==> flow/design.v <==
module mult_unsigned #(
		parameter WIDTHA = 16,
		parameter WIDTHB = 24,
		parameter PIPELINE_DEPTH = 4
)
(
	input clk,rst,
	input [WIDTHA -1 :0] A,
	input [WIDTHB -1 :0] B,
	output [WIDTHA + WIDTHB - 1:0] result
);
reg [WIDTHA -1 :0] rA;
reg [WIDTHB -1 :0] rB;
reg [WIDTHA + WIDTHB - 1:0] M [PIPELINE_DEPTH-1:0];
integer i;
always @(posedge clk or posedge rst)
begin
	if (rst) begin
		rA <= 0;
		rB <= 0;
		for (i=0; i<PIPELINE_DEPTH; i=i+1)
		  M[i] <=0;
		end
	else
	begin
		rA <= A;
		rB <= B;
		M[0] <= rA * rB;
		for (i=0; i<PIPELINE_DEPTH-1; i=i+1)
			M[i+1] <= M[i];
	end
end
assign result = M[PIPELINE_DEPTH-1];
endmodule
Subject: tool reports on mult_unsigned

Hi,

From RTL to reports: mult_unsigned

Tool output for the design above before and after an edit, in the order of the flow.
"before" refers to lines of the RTL above, "after" to lines of the edited file.
"change": "after" minus "before" as printed here. "rel. change": 100 x difference / "before".
Library cell names are shortened.
A cell with n/a has no value.

Top module: mult_unsigned
Clock input: clk
Standard-cell library: sky130hd
Corner: tt_025C_1v80

The edit

The edit as a unified diff against the file above.
The edit is scripted: it alters the design's behaviour and was not made to optimise anything.

```diff
@@ -14,13 +14,6 @@
 reg [WIDTHA + WIDTHB - 1:0] M [PIPELINE_DEPTH-1:0];
 integer i;
-always @(posedge clk or posedge rst)
+always @(posedge clk)
 begin
-	if (rst) begin
-		rA <= 0;
-		rB <= 0;
-		for (i=0; i<PIPELINE_DEPTH; i=i+1)
-		  M[i] <=0;
-		end
-	else
 	begin
 		rA <= A;
```

Word level

Counts by Yosys on the flattened word-level netlist (proc, flatten, opt, wreduce). Print and check cells are left out. Cells with the same type and inputs are merged into one.

Cells by class:

| item | before | after | change | rel. change (%) |
| $mul | 1      | 1     | 0      | 0.00 |

Unchanged operator kinds not shown: 1.

Storage and ports:

| item                        | before | after | change | rel. change (%) |
| output and inout port bits  | 40     | 40    | 0      | 0.00 |
| flip-flop bits (word level) | 200    | 200   | 0      | 0.00 |
| input port bits             | 42     | 42    | 0      | 0.00 |

Depth

Depth = most cells in a row (Yosys ltp): at word level without a register or memory, in the mapped netlist without a sequential cell, where the memories' decode and read muxes count.

Depth:

| item                         | before | after | change | rel. change (%) |
| depth in word-level cells    | 1      | 1     | 0      | 0.00 |
| ABC_AREA                     | 0      | 0     | n/a    | n/a |
| depth in mapped cells        | 23     | 23    | 0      | 0.00 |
| depth with buffers taken out | 22     | 22    | 0      | 0.00 |

After synthesis

The flow's flattened synthesis, as Yosys stat reports it; memories are mapped. The netlist is that of the ABC_AREA named above (0 if unset); the other value can give another one.

Cell types:

| cell type | before | after | change | rel. change (%) |
| dfrtp_1   | 200    | 0     | -200   | -100.00 |
| dfxtp_1   | 0      | 200   | +200   | n/a |
| inv_1     | 353    | 352   | -1     | -0.28 |
| clkbuf_1  | 59     | 60    | +1     | +1.69 |
| buf_2     | 4      | 3     | -1     | -25.00 |

Unchanged cell types not shown: 51.

Mapped netlist:

| item                            | before  | after   | change  | rel. change (%) |
| sequential area (µm²)           | 5004.8  | 4003.8  | -1001.0 | -20.00 |
| cell area after synthesis (µm²) | 17549.3 | 16543.4 | -1005.9 | -5.73 |
| cells in the netlist            | 1655    | 1654    | -1      | -0.06 |
| mapped flip-flops               | 200     | 200     | 0       | 0.00 |

Worst setup path after synthesis

Path of least setup slack by OpenSTA after synthesis, without wires, with an ideal clock, recovery checks aside; 20% of the period is set as input and as output delay. Where synthesis merged equal registers, the netlist keeps one of their names.

Timing post-synthesis:

| item                              | before               | after                | change | rel. change (%) |
| kind                              | register -> register | register -> register | n/a    | n/a |
| from                              | register rB[14]      | register rB[14]      | n/a    | n/a |
| to                                | register M[0][39]    | register M[0][39]    | n/a    | n/a |
| driving pins on the path          | 24                   | 24                   | 0      | 0.00 |
| arrival (ns)                      | 5.622                | 5.606                | -0.016 | -0.28 |
| path buffers                      | 2                    | 2                    | 0      | 0.00 |
| launch time at the first pin (ns) | 0.000                | 0.000                | 0.000  | n/a |
| clock period (ns)                 | 8.0                  | 8.0                  | 0.0    | 0.00 |
| delay of the path (ns)            | 5.742                | 5.722                | -0.020 | -0.35 |
| path slack (ns)                   | 2.257                | 2.278                | +0.021 | n/a |
| synthesis period reached (ns)     | 5.743                | 5.722                | -0.021 | -0.37 |

"delay of the path" is the arrival time less input delay plus setup time.
"driving pins on the path" counts driving pins, that of a launching flip-flop among them; a cell with two outputs on the path counts twice.
"synthesis period reached" is the clock period less the worst setup slack; recovery checks do not enter. This is arithmetic on one report: input and output delays are still those of the set period (20% each).
Between the ends stands the longest chain of elaborated cells between them, by number of cells; it is not shown to be the way that was timed. Of several equally long chains one is given.
A line is the first line of the expression or statement that the cell stems from. Yosys adds cells for indexed reads and writes and turns some case tables into memories.

Between the ends, post-synthesis, before:
Cell sequence: dfrtp_1 > clkbuf_1 > nand2_1 > fa_1 > inv_1 > fa_1 > inv_1 > fa_1 > inv_1 > fa_1 > fa_1 > inv_1 > fa_1 > inv_1 > ha_1 > buf_2 > a21oi_1 > nand2_1 > a21oi_1 > o21ai_1 > o21ai_2 > o211ai_4 > o21a_1 > o211a_1
Length of the longest elaborated chain: 1
Elaborated cells on any way between the ends: 1
Those cells by class: mul (1)

Ends and longest elaborated chain, post-synthesis, before:

| item                         | line | source |
| start, declared              | 13   | `reg [WIDTHB -1 :0] rB;` |
| start, assigned              | 20   | `rB <= 0;` |
| start, assigned              | 27   | `rB <= B;` |
| multiplier 16 x 24 -> 40 bit | 28   | `M[0] <= rA * rB;` |
| end, assigned                | 22   | `M[i] <=0;` |
| end, assigned                | 28   |  |
| end, declared                | 14   | `reg [WIDTHA + WIDTHB - 1:0] M [PIPELINE_DEPTH-1:0];` |

Between the ends, post-synthesis, after:
Cell sequence: dfxtp_1 > clkbuf_1 > nand2_1 > fa_1 > inv_1 > fa_1 > inv_1 > fa_1 > inv_1 > fa_1 > fa_1 > inv_1 > fa_1 > inv_1 > ha_1 > buf_2 > a21oi_1 > nand2_1 > a21oi_1 > o21ai_1 > o21ai_2 > o211ai_4 > o21a_1 > o211a_1
Length of the longest elaborated chain: 1
Elaborated cells on any way between the ends: 1
Those cells by class: mul (1)

Ends and longest elaborated chain, post-synthesis, after:

| item                         | line | source |
| start, declared              | 13   | `reg [WIDTHB -1 :0] rB;` |
| start, assigned              | 20   | `rB <= B;` |
| multiplier 16 x 24 -> 40 bit | 21   | `M[0] <= rA * rB;` |
| end, assigned                | 21   |  |
| end, declared                | 14   | `reg [WIDTHA + WIDTHB - 1:0] M [PIPELINE_DEPTH-1:0];` |

Timing after layout

From the final timing report of each run of pair A: the path of least setup slack in the routed layout; clock arrival at registers is part of the times.

Timing after layout:

| item                              | before               | after                | change | rel. change (%) |
| kind                              | register -> register | register -> register | n/a    | n/a |
| from                              | register rA[1]       | register rA[1]       | n/a    | n/a |
| to                                | register M[0][39]    | register M[0][38]    | n/a    | n/a |
| path slack (ns)                   | 1.48                 | 1.12                 | -0.36  | n/a |
| arrival (ns)                      | 6.86                 | 7.27                 | +0.41  | +5.98 |
| clock period (ns)                 | 8.0                  | 8.0                  | 0.0    | 0.00 |
| path buffers                      | 0                    | 0                    | 0      | n/a |
| launch time at the first pin (ns) | 0.45                 | 0.45                 | 0.00   | 0.00 |
| driving pins on the path          | 19                   | 22                   | +3     | +15.79 |

Between the ends stands the longest chain of elaborated cells between them, by number of cells; it is not shown to be the way that was timed. Of several equally long chains one is given.

Between the ends, after layout, before:
Cell sequence: dfrtp_1 > nand2_1 > fa_1 > fa_1 > fa_1 > inv_1 > fa_1 > fa_1 > inv_1 > fa_1 > inv_1 > ha_1 > a21oi_2 > nor2b_1 > or4_4 > o21ai_2 > o211ai_4 > o21a_1 > o211a_1
Length of the longest elaborated chain: 1
Elaborated cells on any way between the ends: 1
Those cells by class: mul (1)

Ends and longest elaborated chain, after layout, before:

| item                         | line | source |
| start, declared              | 12   | `reg [WIDTHA -1 :0] rA;` |
| start, assigned              | 19   | `rA <= 0;` |
| start, assigned              | 26   | `rA <= A;` |
| multiplier 16 x 24 -> 40 bit | 28   | `M[0] <= rA * rB;` |
| end, assigned                | 22   | `M[i] <=0;` |
| end, assigned                | 28   |  |
| end, declared                | 14   | `reg [WIDTHA + WIDTHB - 1:0] M [PIPELINE_DEPTH-1:0];` |

Between the ends, after layout, after:
Cell sequence: dfxtp_1 > nand2_1 > fa_1 > inv_1 > fa_1 > inv_1 > fa_1 > inv_1 > fa_1 > fa_1 > inv_1 > fa_1 > inv_1 > ha_1 > and3_4 > nand4_4 > nor4_1 > a21oi_1 > nand3_1 > a31oi_1 > or3_1 > nand3_1
Length of the longest elaborated chain: 1
Elaborated cells on any way between the ends: 1
Those cells by class: mul (1)

Ends and longest elaborated chain, after layout, after:

| item                         | line | source |
| start, declared              | 12   | `reg [WIDTHA -1 :0] rA;` |
| start, assigned              | 19   | `rA <= A;` |
| multiplier 16 x 24 -> 40 bit | 21   | `M[0] <= rA * rB;` |
| end, assigned                | 21   |  |
| end, declared                | 14   | `reg [WIDTHA + WIDTHB - 1:0] M [PIPELINE_DEPTH-1:0];` |

Flow runs

Runs of the flow (Yosys, OpenROAD) on both versions; the two runs of a pair have the same settings. The constraints put input and output delay at 20% of the set period each and load the outputs with 0.01 pF.

Flow settings, pair A:
period_ns: 8.0
CAP_MARGIN: 20
CORE_MARGIN: 2
CORE_UTILIZATION: 40
SLEW_MARGIN: 20

Measured results, pair A:

| item                                         | before  | after   | change  | rel. change (%) |
| total negative slack (ns)                    | 0.000   | 0.000   | 0.000   | n/a |
| lowest hold slack (ns)                       | 0.343   | 0.321   | -0.022  | n/a |
| reached clock period (ns)                    | 6.517   | 6.879   | +0.362  | +5.55 |
| netlist area reported by Yosys (µm²)         | 17549.3 | 16543.4 | -1005.9 | -5.73 |
| final utilization (%)                        | 45.1    | 45.2    | +0.1    | n/a |
| worst setup slack after layout (ns)          | 1.483   | 1.121   | -0.362  | n/a |
| die size (µm²)                               | 45565.2 | 43000.2 | -2565.0 | -5.63 |
| standard-cell area of the final layout (µm²) | 19483.7 | 18436.4 | -1047.3 | -5.38 |

Flow settings, pair B:
ABC_AREA: 0
CAP_MARGIN: 35
CELL_PAD_IN_SITES_DETAIL_PLACEMENT: 0
CORE_ASPECT_RATIO: 1.09
CORE_UTILIZATION: 44
MIN_ROUTING_LAYER: met1
PLACE_DENSITY: 0.37
SETUP_SLACK_MARGIN: 2.61
period_ns: 11.4
CORE_MARGIN: 2
SLEW_MARGIN: 20

Measured results, pair B:

| item                                         | before  | after   | change  | rel. change (%) |
| total negative slack (ns)                    | 0.000   | 0.000   | 0.000   | n/a |
| lowest hold slack (ns)                       | 0.341   | 0.316   | -0.025  | n/a |
| reached clock period (ns)                    | 6.399   | 6.560   | +0.161  | +2.52 |
| netlist area reported by Yosys (µm²)         | 17549.3 | 16543.4 | -1005.9 | -5.73 |
| final utilization (%)                        | 49.7    | 49.6    | -0.1    | n/a |
| worst setup slack after layout (ns)          | 5.001   | 4.840   | -0.161  | n/a |
| die size (µm²)                               | 41500.1 | 39166.8 | -2333.3 | -5.62 |
| standard-cell area of the final layout (µm²) | 19593.8 | 18509.0 | -1084.8 | -5.54 |

"reached clock period" is the run's clock period less its worst setup slack. It is reckoned from that one timing run; input and output delays stay at 20% of the period that was set.

Regards
